==> flow/design.v <==
`timescale 1ns / 1ps
module valid_ready_FF #(
    parameter DATA_WIDTH = 128
)
(
    input clk,
    input reset,
    input                   i_valid,
    output                  i_ready,
    input  [DATA_WIDTH-1:0] i_data,
    output reg                  o_valid,
    input                       o_ready,
    output reg [DATA_WIDTH-1:0] o_data
);
    assign i_ready = o_ready | ~o_valid;
    always @(posedge clk) begin
        if(reset) begin
            o_valid <= 1'b0;
            o_data  <= 'd0;
        end
        else if(i_ready) begin
            o_valid <= i_valid;
            o_data  <= i_data;
        end
    end
endmodule
`timescale 1ns / 1ps
module dct_4x4 #(
    parameter PERF_OPT_ROW = 0,
    parameter PERF_OPT_COL = 0
)
(
    input clk,
    input reset,
    input          i_valid,
    output         i_ready,
    input  [255:0] i_data,
    output         o_valid,
    input          o_ready,
    output [255:0] o_data
);
    wire [127:0] i_data_128;
    wire         w_valid;
    wire         w_ready;
    wire [127:0] w_data;
    reg row_valid;
    reg col_valid;
    reg weight_valid;
    reg dct_valid;
    wire row_ready;
    wire col_ready;
    wire weight_ready;
    wire dct_ready;
    wire        [7:0] x[0:3][0:3];
    reg signed [11:0] row_out[0:3][0:3];
    reg signed [14:0] col_out[0:3][0:3];
    reg signed [19:0] weight_out[0:3][0:3];
    reg signed [15:0] dct_out[0:3][0:3];
    wire signed [5:0] coeff_A = 6'b0_00011;   
    wire signed [5:0] coeff_B = 6'b0_00101;   
    wire signed [5:0] coeff_C = 6'b0_01000;   
    genvar i,j;
    integer n, m;
    generate
        for(i=0; i<4; i=i+1) begin
            for(j=0; j<4; j=j+1) begin
                assign i_data_128[(32*i+8*j)+:8] = i_data[(64*i+16*j)+:8];
            end
        end
    endgenerate
    valid_ready_FF #(128) u_valid_ready_FF(
        clk, reset, i_valid, i_ready, i_data_128, w_valid, w_ready, w_data
    );
    generate
        for(i=0; i<4; i=i+1) begin
            for(j=0; j<4; j=j+1) begin
                assign x[i][j] = w_data[127-(32*i+8*j)-:8];
            end
        end
    endgenerate
    generate
    if(~PERF_OPT_ROW) begin
        assign w_ready = row_ready | ~row_valid;
        always @(posedge clk) begin
            if(reset) begin
                row_valid <= 'd0;
                for(n=0; n<4; n=n+1) begin
                    for(m=0; m<4; m=m+1) begin
                        row_out[n][m] <= 'd0;
                    end
                end
            end
            else if(w_ready) begin
                row_valid <= w_valid;
                row_out[0][0] <= x[0][0] + x[1][0] + x[2][0] + x[3][0];
                row_out[0][1] <= x[0][1] + x[1][1] + x[2][1] + x[3][1];
                row_out[0][2] <= x[0][2] + x[1][2] + x[2][2] + x[3][2];
                row_out[0][3] <= x[0][3] + x[1][3] + x[2][3] + x[3][3];
                row_out[1][0] <= (x[0][0]<<1) + x[1][0] - x[2][0] - (x[3][0]<<1);
                row_out[1][1] <= (x[0][1]<<1) + x[1][1] - x[2][1] - (x[3][1]<<1);
                row_out[1][2] <= (x[0][2]<<1) + x[1][2] - x[2][2] - (x[3][2]<<1);
                row_out[1][3] <= (x[0][3]<<1) + x[1][3] - x[2][3] - (x[3][3]<<1);
                row_out[2][0] <= x[0][0] - x[1][0] - x[2][0] + x[3][0];
                row_out[2][1] <= x[0][1] - x[1][1] - x[2][1] + x[3][1];
                row_out[2][2] <= x[0][2] - x[1][2] - x[2][2] + x[3][2];
                row_out[2][3] <= x[0][3] - x[1][3] - x[2][3] + x[3][3];
                row_out[3][0] <= x[0][0] - (x[1][0]<<1) + (x[2][0]<<1) - x[3][0];
                row_out[3][1] <= x[0][1] - (x[1][1]<<1) + (x[2][1]<<1) - x[3][1];
                row_out[3][2] <= x[0][2] - (x[1][2]<<1) + (x[2][2]<<1) - x[3][2];
                row_out[3][3] <= x[0][3] - (x[1][3]<<1) + (x[2][3]<<1) - x[3][3];
            end
        end
    end
    else if(PERF_OPT_ROW) begin
        assign w_ready = row_ready;
        always @(*) begin
            row_valid = w_valid;
            row_out[0][0] = x[0][0] + x[1][0] + x[2][0] + x[3][0];
            row_out[0][1] = x[0][1] + x[1][1] + x[2][1] + x[3][1];
            row_out[0][2] = x[0][2] + x[1][2] + x[2][2] + x[3][2];
            row_out[0][3] = x[0][3] + x[1][3] + x[2][3] + x[3][3];
            row_out[1][0] = (x[0][0]<<1) + x[1][0] - x[2][0] - (x[3][0]<<1);
            row_out[1][1] = (x[0][1]<<1) + x[1][1] - x[2][1] - (x[3][1]<<1);
            row_out[1][2] = (x[0][2]<<1) + x[1][2] - x[2][2] - (x[3][2]<<1);
            row_out[1][3] = (x[0][3]<<1) + x[1][3] - x[2][3] - (x[3][3]<<1);
            row_out[2][0] = x[0][0] - x[1][0] - x[2][0] + x[3][0];
            row_out[2][1] = x[0][1] - x[1][1] - x[2][1] + x[3][1];
            row_out[2][2] = x[0][2] - x[1][2] - x[2][2] + x[3][2];
            row_out[2][3] = x[0][3] - x[1][3] - x[2][3] + x[3][3];
            row_out[3][0] = x[0][0] - (x[1][0]<<1) + (x[2][0]<<1) - x[3][0];
            row_out[3][1] = x[0][1] - (x[1][1]<<1) + (x[2][1]<<1) - x[3][1];
            row_out[3][2] = x[0][2] - (x[1][2]<<1) + (x[2][2]<<1) - x[3][2];
            row_out[3][3] = x[0][3] - (x[1][3]<<1) + (x[2][3]<<1) - x[3][3];
        end
    end
    endgenerate
    generate
    if(~PERF_OPT_COL) begin
        assign row_ready = col_ready | ~col_valid;
        always @(posedge clk) begin
            if(reset) begin
                col_valid <= 'd0;
                for(n=0; n<4; n=n+1) begin
                    for(m=0; m<4; m=m+1) begin
                        col_out[n][m] <= 'd0;
                    end
                end
            end
            else if(row_ready) begin
                col_valid <= row_valid;
                col_out[0][0] <= row_out[0][0] + row_out[0][1] + row_out[0][2] + row_out[0][3];
                col_out[1][0] <= row_out[1][0] + row_out[1][1] + row_out[1][2] + row_out[1][3];
                col_out[2][0] <= row_out[2][0] + row_out[2][1] + row_out[2][2] + row_out[2][3];
                col_out[3][0] <= row_out[3][0] + row_out[3][1] + row_out[3][2] + row_out[3][3];
                col_out[0][1] <= (row_out[0][0]<<1) + row_out[0][1] - row_out[0][2] - (row_out[0][3]<<1);
                col_out[1][1] <= (row_out[1][0]<<1) + row_out[1][1] - row_out[1][2] - (row_out[1][3]<<1);
                col_out[2][1] <= (row_out[2][0]<<1) + row_out[2][1] - row_out[2][2] - (row_out[2][3]<<1);
                col_out[3][1] <= (row_out[3][0]<<1) + row_out[3][1] - row_out[3][2] - (row_out[3][3]<<1);
                col_out[0][2] <= row_out[0][0] - row_out[0][1] - row_out[0][2] + row_out[0][3];
                col_out[1][2] <= row_out[1][0] - row_out[1][1] - row_out[1][2] + row_out[1][3];
                col_out[2][2] <= row_out[2][0] - row_out[2][1] - row_out[2][2] + row_out[2][3];
                col_out[3][2] <= row_out[3][0] - row_out[3][1] - row_out[3][2] + row_out[3][3];
                col_out[0][3] <= row_out[0][0] - (row_out[0][1]<<1) + (row_out[0][2]<<1) - row_out[0][3];
                col_out[1][3] <= row_out[1][0] - (row_out[1][1]<<1) + (row_out[1][2]<<1) - row_out[1][3];
                col_out[2][3] <= row_out[2][0] - (row_out[2][1]<<1) + (row_out[2][2]<<1) - row_out[2][3];
                col_out[3][3] <= row_out[3][0] - (row_out[3][1]<<1) + (row_out[3][2]<<1) - row_out[3][3];
            end
        end
    end
    else if(PERF_OPT_COL) begin
        assign row_ready = col_ready;
        always @(*) begin
            col_valid = row_valid;
            col_out[0][0] = row_out[0][0] + row_out[0][1] + row_out[0][2] + row_out[0][3];
            col_out[1][0] = row_out[1][0] + row_out[1][1] + row_out[1][2] + row_out[1][3];
            col_out[2][0] = row_out[2][0] + row_out[2][1] + row_out[2][2] + row_out[2][3];
            col_out[3][0] = row_out[3][0] + row_out[3][1] + row_out[3][2] + row_out[3][3];
            col_out[0][1] = (row_out[0][0]<<1) + row_out[0][1] - row_out[0][2] - (row_out[0][3]<<1);
            col_out[1][1] = (row_out[1][0]<<1) + row_out[1][1] - row_out[1][2] - (row_out[1][3]<<1);
            col_out[2][1] = (row_out[2][0]<<1) + row_out[2][1] - row_out[2][2] - (row_out[2][3]<<1);
            col_out[3][1] = (row_out[3][0]<<1) + row_out[3][1] - row_out[3][2] - (row_out[3][3]<<1);
            col_out[0][2] = row_out[0][0] - row_out[0][1] - row_out[0][2] + row_out[0][3];
            col_out[1][2] = row_out[1][0] - row_out[1][1] - row_out[1][2] + row_out[1][3];
            col_out[2][2] = row_out[2][0] - row_out[2][1] - row_out[2][2] + row_out[2][3];
            col_out[3][2] = row_out[3][0] - row_out[3][1] - row_out[3][2] + row_out[3][3];
            col_out[0][3] = row_out[0][0] - (row_out[0][1]<<1) + (row_out[0][2]<<1) - row_out[0][3];
            col_out[1][3] = row_out[1][0] - (row_out[1][1]<<1) + (row_out[1][2]<<1) - row_out[1][3];
            col_out[2][3] = row_out[2][0] - (row_out[2][1]<<1) + (row_out[2][2]<<1) - row_out[2][3];
            col_out[3][3] = row_out[3][0] - (row_out[3][1]<<1) + (row_out[3][2]<<1) - row_out[3][3];
        end
    end
    endgenerate
    assign col_ready = weight_ready | ~weight_valid;
    always @(posedge clk) begin
        if(reset) begin
            weight_valid <= 'd0;
            for(n=0; n<4; n=n+1) begin
                for(m=0; m<4; m=m+1) begin
                    weight_out[n][m] <= 'd0;
                end
            end
        end
        else if(col_ready) begin
            weight_valid <= col_valid;
            weight_out[0][0] <= coeff_C * col_out[0][0];
            weight_out[0][1] <= coeff_B * col_out[0][1];
            weight_out[0][2] <= coeff_C * col_out[0][2];
            weight_out[0][3] <= coeff_B * col_out[0][3];
            weight_out[1][0] <= coeff_B * col_out[1][0];
            weight_out[1][1] <= coeff_A * col_out[1][1];
            weight_out[1][2] <= coeff_B * col_out[1][2];
            weight_out[1][3] <= coeff_A * col_out[1][3];
            weight_out[2][0] <= coeff_C * col_out[2][0];
            weight_out[2][1] <= coeff_B * col_out[2][1];
            weight_out[2][2] <= coeff_C * col_out[2][2];
            weight_out[2][3] <= coeff_B * col_out[2][3];
            weight_out[3][0] <= coeff_B * col_out[3][0];
            weight_out[3][1] <= coeff_A * col_out[3][1];
            weight_out[3][2] <= coeff_B * col_out[3][2];
            weight_out[3][3] <= coeff_A * col_out[3][3];
        end
    end
    assign dct_ready    = o_ready;
    assign weight_ready = dct_ready | ~dct_valid;
    always @(posedge clk) begin
        if(reset) begin
            dct_valid <= 'd0;
            for(n=0; n<4; n=n+1) begin
                for(m=0; m<4; m=m+1) begin
                    dct_out[n][m] <= 'd0;
                end
            end
        end
        else if(weight_ready) begin
            dct_valid <= weight_valid;
            dct_out[0][0] <= {weight_out[0][0][19], weight_out[0][0][15:5], weight_out[0][0][4:1]};
            dct_out[0][1] <= {weight_out[0][1][19], weight_out[0][1][15:5], weight_out[0][1][4:1]};
            dct_out[0][2] <= {weight_out[0][2][19], weight_out[0][2][15:5], weight_out[0][2][4:1]};
            dct_out[0][3] <= {weight_out[0][3][19], weight_out[0][3][15:5], weight_out[0][3][4:1]};
            dct_out[1][0] <= {weight_out[1][0][19], weight_out[1][0][15:5], weight_out[1][0][4:1]};
            dct_out[1][1] <= {weight_out[1][1][19], weight_out[1][1][15:5], weight_out[1][1][4:1]};
            dct_out[1][2] <= {weight_out[1][2][19], weight_out[1][2][15:5], weight_out[1][2][4:1]};
            dct_out[1][3] <= {weight_out[1][3][19], weight_out[1][3][15:5], weight_out[1][3][4:1]};
            dct_out[2][0] <= {weight_out[2][0][19], weight_out[2][0][15:5], weight_out[2][0][4:1]};
            dct_out[2][1] <= {weight_out[2][1][19], weight_out[2][1][15:5], weight_out[2][1][4:1]};
            dct_out[2][2] <= {weight_out[2][2][19], weight_out[2][2][15:5], weight_out[2][2][4:1]};
            dct_out[2][3] <= {weight_out[2][3][19], weight_out[2][3][15:5], weight_out[2][3][4:1]};
            dct_out[3][0] <= {weight_out[3][0][19], weight_out[3][0][15:5], weight_out[3][0][4:1]};
            dct_out[3][1] <= {weight_out[3][1][19], weight_out[3][1][15:5], weight_out[3][1][4:1]};
            dct_out[3][2] <= {weight_out[3][2][19], weight_out[3][2][15:5], weight_out[3][2][4:1]};
            dct_out[3][3] <= {weight_out[3][3][19], weight_out[3][3][15:5], weight_out[3][3][4:1]};
        end
    end
    assign o_valid = dct_valid;
    assign o_data = {
        dct_out[0][0], dct_out[0][1], dct_out[0][2], dct_out[0][3],
        dct_out[1][0], dct_out[1][1], dct_out[1][2], dct_out[1][3],
        dct_out[2][0], dct_out[2][1], dct_out[2][2], dct_out[2][3],
        dct_out[3][0], dct_out[3][1], dct_out[3][2], dct_out[3][3]
    };
endmodule
`timescale 1ns / 1ps
module dct_4x4_core (
    input          clk,
    input          reset,
    input          i_valid,
    output         i_ready,
    input  [255:0] i_data,
    output         o_valid,
    input          o_ready,
    output [255:0] o_data
);
    dct_4x4 #(
        .PERF_OPT_ROW(1),
        .PERF_OPT_COL(1)
    ) u_dct_4x4 (
        .clk    (clk),
        .reset  (reset),
        .i_valid(i_valid),
        .i_ready(i_ready),
        .i_data (i_data),
        .o_valid(o_valid),
        .o_ready(o_ready),
        .o_data (o_data)
    );
endmodule
# == Step by step through the tools: dct_4x4_core ==
# Module dct_4x4_core before and after one edit of its RTL, step after step.
# Lines under "before" count in the file above, lines under "after" in the edited file.
# "diff" is "after" less "before", of the values as shown.
# Cell names lack the library's common part.
# A cell with - has no value.
# design
top_module,dct_4x4_core
clk_port,clk
cell_library,sky130hd
pvt_corner,tt_025C_1v80

# == The edit ==
# The edit as a unified diff against the file above.
# A script made this edit. It changes what the design does and was not meant as an optimisation.
# begin of diff
@@ -107,5 +107,5 @@
                 row_out[3][0] <= x[0][0] - (x[1][0]<<1) + (x[2][0]<<1) - x[3][0];
                 row_out[3][1] <= x[0][1] - (x[1][1]<<1) + (x[2][1]<<1) - x[3][1];
-                row_out[3][2] <= x[0][2] - (x[1][2]<<1) + (x[2][2]<<1) - x[3][2];
+                row_out[3][2] <= x[0][2] - (x[1][2]<<1) + (x[2][2]<<1) ^ x[3][2];
                 row_out[3][3] <= x[0][3] - (x[1][3]<<1) + (x[2][3]<<1) - x[3][3];
             end
# end of diff

# == Word-level counts ==
# Source: Yosys, flattened and elaborated. Widths are those after wreduce; folded enables and synchronous resets count as part of the registers. Registers that Yosys merges into a memory's read port (data or address) are not register bits. Print and check cells do not count. Equal cells are merged and count once.
# word_totals
element,before,after,diff
reg_bits,1113,1113,0
in_bits,260,260,0
out_inout_bits,258,258,0
word_cells,188,188,0
# op_classes
element,before,after,diff
add_sub_neg,96,95,-1
mul,12,12,0
logic,10,11,1
# op_table
op,before,after,diff
12-bit by 8-bit subtractor with 12-bit output,12,11,-1
12-bit by 8-bit bitwise XOR with 12-bit output,0,1,1
12-bit by 8-bit adder with 12-bit output,12,12,0
13-bit by 12-bit adder with 14-bit output,8,8,0
15-bit by 12-bit adder with 15-bit output,8,8,0
4-bit by 15-bit multiplier with 19-bit output (first input constant),8,8,0
1-bit inverter,5,5,0
1-bit bitwise OR,5,5,0
12-bit by 12-bit adder with 13-bit output,4,4,0
12-bit by 9-bit adder with 12-bit output,4,4,0
14-bit by 13-bit adder with 15-bit output,4,4,0
8-bit by 8-bit adder with 9-bit output,4,4,0
9-bit by 8-bit adder with 10-bit output,4,4,0
3-bit by 15-bit multiplier with 18-bit output (first input constant),4,4,0
12-bit by 12-bit subtractor with 13-bit output,4,4,0
12-bit by 13-bit subtractor with 14-bit output,4,4,0
12-bit by 9-bit subtractor with 12-bit output,4,4,0
13-bit by 12-bit subtractor with 14-bit output,4,4,0
14-bit by 12-bit subtractor with 15-bit output,4,4,0
15-bit by 12-bit subtractor with 15-bit output,4,4,0
15-bit by 13-bit subtractor with 15-bit output,4,4,0
8-bit by 8-bit subtractor with 9-bit output,4,4,0
8-bit by 9-bit subtractor with 10-bit output,4,4,0

# == Longest topological paths ==
# Longest topological path by Yosys (ltp), each cell counted once; first at word level (registers and memories cut), then after technology mapping (sequential cells cut; the memories' decode and read muxes count).
# depth
element,before,after,diff
ltp_word,6,6,0
ABC_AREA,0,0,-
mapped_depth,20,20,0
depth_no_buf,20,20,0

# == Synthesis result ==
# The flow's flattened synthesis, as Yosys stat reports it; memories are mapped. The netlist is that of the ABC_AREA named above (0 if unset); the other value can give another one.
# by_type
cell,before,after,diff
buf_2,85,9,-76
nand2_1,1779,1709,-70
clkbuf_1,254,322,68
o21ai_1,57,2,-55
o21ai_0,254,299,45
a21oi_1,1183,1145,-38
nor2_1,333,371,38
a211oi_1,135,164,29
o311ai_1,24,0,-24
o311ai_0,2,22,20
a21o_1,165,181,16
or4b_2,0,16,16
or4b_1,15,1,-14
a2111oi_0,7,20,13
nor3_1,118,130,12
buf_1,23,35,12
inv_1,654,644,-10
fa_1,445,436,-9
# Not every row of either side is listed.
# synth_totals
element,before,after,diff
cells,9079,9028,-51
area_um2,76342.0,75935.3,-406.7
seq_area_um2,20940.1,20940.1,0.0
flip_flops,1046,1046,0
buffers,373,378,5
# The figures by module come from a second, unflattened synthesis with its own total; it is not the netlist above.
# unflattened
element,before,after,diff
cells_unflattened,8666,8711,45
area_unflattened_um2,75608.8,75756.4,147.6
# Each row is one instance without its submodules.
# modules_before
mod,instances,n_cells,area_um2,mod_seq_area_um2
dct_4x4,1,8079,69718.1,18297.5
valid_ready_FF #(DATA_WIDTH=128),1,587,5890.6,2582.5
dct_4x4_core,1,0,0.0,0.0
# modules_after
mod,instances,n_cells,area_um2,mod_seq_area_um2
dct_4x4,1,8124,69865.8,18277.5
valid_ready_FF #(DATA_WIDTH=128),1,587,5890.6,2582.5
dct_4x4_core,1,0,0.0,0.0

# == Worst setup path after synthesis ==
# Source: OpenSTA report_checks on the synthesized netlist (no wires, ideal clock, input and output delay 20% of the period each), path of least setup slack; recovery checks are left aside. Register names are those of the netlist, which keeps one name where synthesis merged equal registers.
# synth_path
element,before,after,diff
path_kind,flip-flop to flip-flop,flip-flop to flip-flop,-
from,register u_dct_4x4.row_out,register u_dct_4x4.row_out,-
to,register u_dct_4x4.col_out,register u_dct_4x4.col_out,-
tclk_ns,5.0,5.0,0.0
setup_ns,0.119,0.117,-0.002
t_first_pin_ns,0.000,0.000,0.000
arrival_time_ns,4.211,4.425,0.214
t_required_ns,4.881,4.883,0.002
setup_slack_ns,0.671,0.457,-0.214
delay_ns,4.330,4.542,0.212
stages,19,18,-1
n_path_buf,0,0,0
synth_period_reached_ns,4.329,4.543,0.214
# "delay_ns" is the arrival time less input delay plus setup time.
# "stages" counts driving pins, that of a launching flip-flop among them; a cell with two outputs on the path counts twice.
# "synth_period_reached_ns" is the clock period less the worst setup slack; recovery checks do not enter. This is arithmetic on one report: input and output delays are still those of the set period (20% each).
# Where an end lacks its bit number, it is one bit of the signal, or one of the new flip-flops if synthesis recoded a state register.
# The rows between start and end are the longest chain of elaborated cells between them; the timing report does not say that the signal goes this way. Where chains are equally long, one stands for them.
# Each line given opens the expression or statement behind the cell; cells for indexed reads and writes are added by Yosys, which also makes memories of some case tables.
# synth_between_before
cell_sequence,dfxtp_1 > fa_1 > inv_1 > ha_1 > or2_1 > fa_1 > a21o_1 > a21oi_1 > o21a_1 > nor3_1 > a2111oi_1 > xnor2_1 > ha_1 > nor2b_1 > o21ai_0 > nand2b_1 > a221oi_1 > xor2_1 > o21ai_1
elab_chain_len,2
cone_cells,2
cone_lines,1
cone_classes,add/sub (2)
# synth_rtl_before
element,line_no,rtl
start: declaration,55,reg signed [11:0] row_out[0:3][0:3];
start: assignment,89,row_out[n][m] <= 'd0;
13-bit by 12-bit subtractor with 14-bit output,160,col_out[1][2] <= row_out[1][0] - row_out[1][1] - row_out[1][2] + row_out[1][3];
15-bit by 12-bit adder with 15-bit output,160,
end: assignment,145,col_out[n][m] <= 'd0;
end: declaration,56,reg signed [14:0] col_out[0:3][0:3];
# synth_between_after
cell_sequence,dfxtp_1 > fa_1 > inv_1 > ha_1 > or2_2 > fa_1 > a21o_1 > a21oi_1 > o21a_1 > nor3_1 > a2111oi_0 > xnor2_1 > ha_1 > inv_1 > o22ai_1 > o31a_1 > or3_1 > a32o_1
elab_chain_len,2
cone_cells,2
cone_lines,1
cone_classes,add/sub (2)
# synth_rtl_after
element,line_no,rtl
start: declaration,55,reg signed [11:0] row_out[0:3][0:3];
start: assignment,89,row_out[n][m] <= 'd0;
13-bit by 12-bit subtractor with 14-bit output,160,col_out[1][2] <= row_out[1][0] - row_out[1][1] - row_out[1][2] + row_out[1][3];
15-bit by 12-bit adder with 15-bit output,160,
end: assignment,145,col_out[n][m] <= 'd0;
end: declaration,56,reg signed [14:0] col_out[0:3][0:3];

# == Timing after layout ==
# From the final timing report of each run of set A: the path of least setup slack in the routed layout; clock arrival at registers is part of the times.
# layout_path
element,before,after,diff
path_kind,flip-flop to flip-flop,flip-flop to flip-flop,-
from,register u_dct_4x4.row_out,register u_dct_4x4.row_out,-
to,register u_dct_4x4.col_out,register u_dct_4x4.col_out,-
tclk_ns,5.0,5.0,0.0
setup_ns,0.06,0.09,0.03
t_first_pin_ns,0.75,0.75,0.00
arrival_time_ns,5.36,5.42,0.06
t_required_ns,5.71,5.67,-0.04
setup_slack_ns,0.35,0.25,-0.10
stages,19,18,-1
n_path_buf,1,1,0
# Where an end lacks its bit number, it is one bit of the signal, or one of the new flip-flops if synthesis recoded a state register.
# The rows between start and end are the longest chain of elaborated cells between them; the timing report does not say that the signal goes this way. Where chains are equally long, one stands for them.
# layout_between_before
cell_sequence,dfxtp_1 > fa_1 > inv_1 > ha_1 > or2_2 > fa_1 > a21o_1 > a21oi_2 > o21a_1 > nor3_1 > a2111oi_2 > buf_4 > a21oi_1 > xor2_1 > ha_1 > nor2b_1 > nor4b_1 > o221ai_1 > nand2_1
elab_chain_len,3
cone_cells,3
cone_lines,1
cone_classes,add/sub (3)
# layout_rtl_before
element,line_no,rtl
start: declaration,55,reg signed [11:0] row_out[0:3][0:3];
start: assignment,89,row_out[n][m] <= 'd0;
12-bit by 12-bit subtractor with 13-bit output,162,col_out[3][2] <= row_out[3][0] - row_out[3][1] - row_out[3][2] + row_out[3][3];
13-bit by 12-bit subtractor with 14-bit output,162,
15-bit by 12-bit adder with 15-bit output,162,
end: assignment,145,col_out[n][m] <= 'd0;
end: declaration,56,reg signed [14:0] col_out[0:3][0:3];
# layout_between_after
cell_sequence,dfxtp_1 > fa_1 > inv_1 > ha_1 > or2_2 > fa_1 > a21o_1 > a21oi_1 > nand2b_1 > a2111oi_0 > a2111oi_0 > buf_4 > xnor2_1 > ha_1 > o21a_1 > a21oi_1 > o21ai_0 > a311oi_1
elab_chain_len,2
cone_cells,2
cone_lines,1
cone_classes,add/sub (2)
# layout_rtl_after
element,line_no,rtl
start: declaration,55,reg signed [11:0] row_out[0:3][0:3];
start: assignment,89,row_out[n][m] <= 'd0;
13-bit by 12-bit subtractor with 14-bit output,162,col_out[3][2] <= row_out[3][0] - row_out[3][1] - row_out[3][2] + row_out[3][3];
15-bit by 12-bit adder with 15-bit output,162,
end: assignment,145,col_out[n][m] <= 'd0;
end: declaration,56,reg signed [14:0] col_out[0:3][0:3];

# == Flow runs ==
# Runs of the flow (Yosys, OpenROAD) on both versions; the two runs of a pair have the same settings. The constraints put input and output delay at 20% of the set period each and load the outputs with 0.01 pF.
# flow_settings_set_A
CORE_UTILIZATION,40
PLACE_DENSITY,0.6
period_ns,5.0
CAP_MARGIN,20
CORE_MARGIN,2
SLEW_MARGIN,20
# results_set_A
element,before,after,diff
synth_area_um2,76342.0,75935.3,-406.7
die_footprint_um2,194366.0,193340.0,-1026.0
final_util_pct,45.8,46.1,0.3
ws_setup_ns,0.349,0.249,-0.100
achievedPeriod_ns,4.651,4.751,0.100
# flow_settings_set_B
ABC_AREA,0
CORE_UTILIZATION,31
GPL_TIMING_DRIVEN,1
MIN_ROUTING_LAYER,met1
PLACE_DENSITY_LB_ADDON,0.15
SETUP_SLACK_MARGIN,1.12
SLEW_MARGIN,10
period_ns,4.23
CAP_MARGIN,20
CORE_MARGIN,2
# results_set_B
element,before,after,diff
synth_area_um2,76342.0,75935.3,-406.7
die_footprint_um2,250250.0,248926.0,-1324.0
final_util_pct,40.2,39.0,-1.2
ws_setup_ns,0.169,0.032,-0.137
achievedPeriod_ns,4.061,4.198,0.137
# "achievedPeriod_ns": clock period set for the run, less the worst setup slack. It is reckoned from that one timing run; input and output delays stay at 20% of the period that was set.
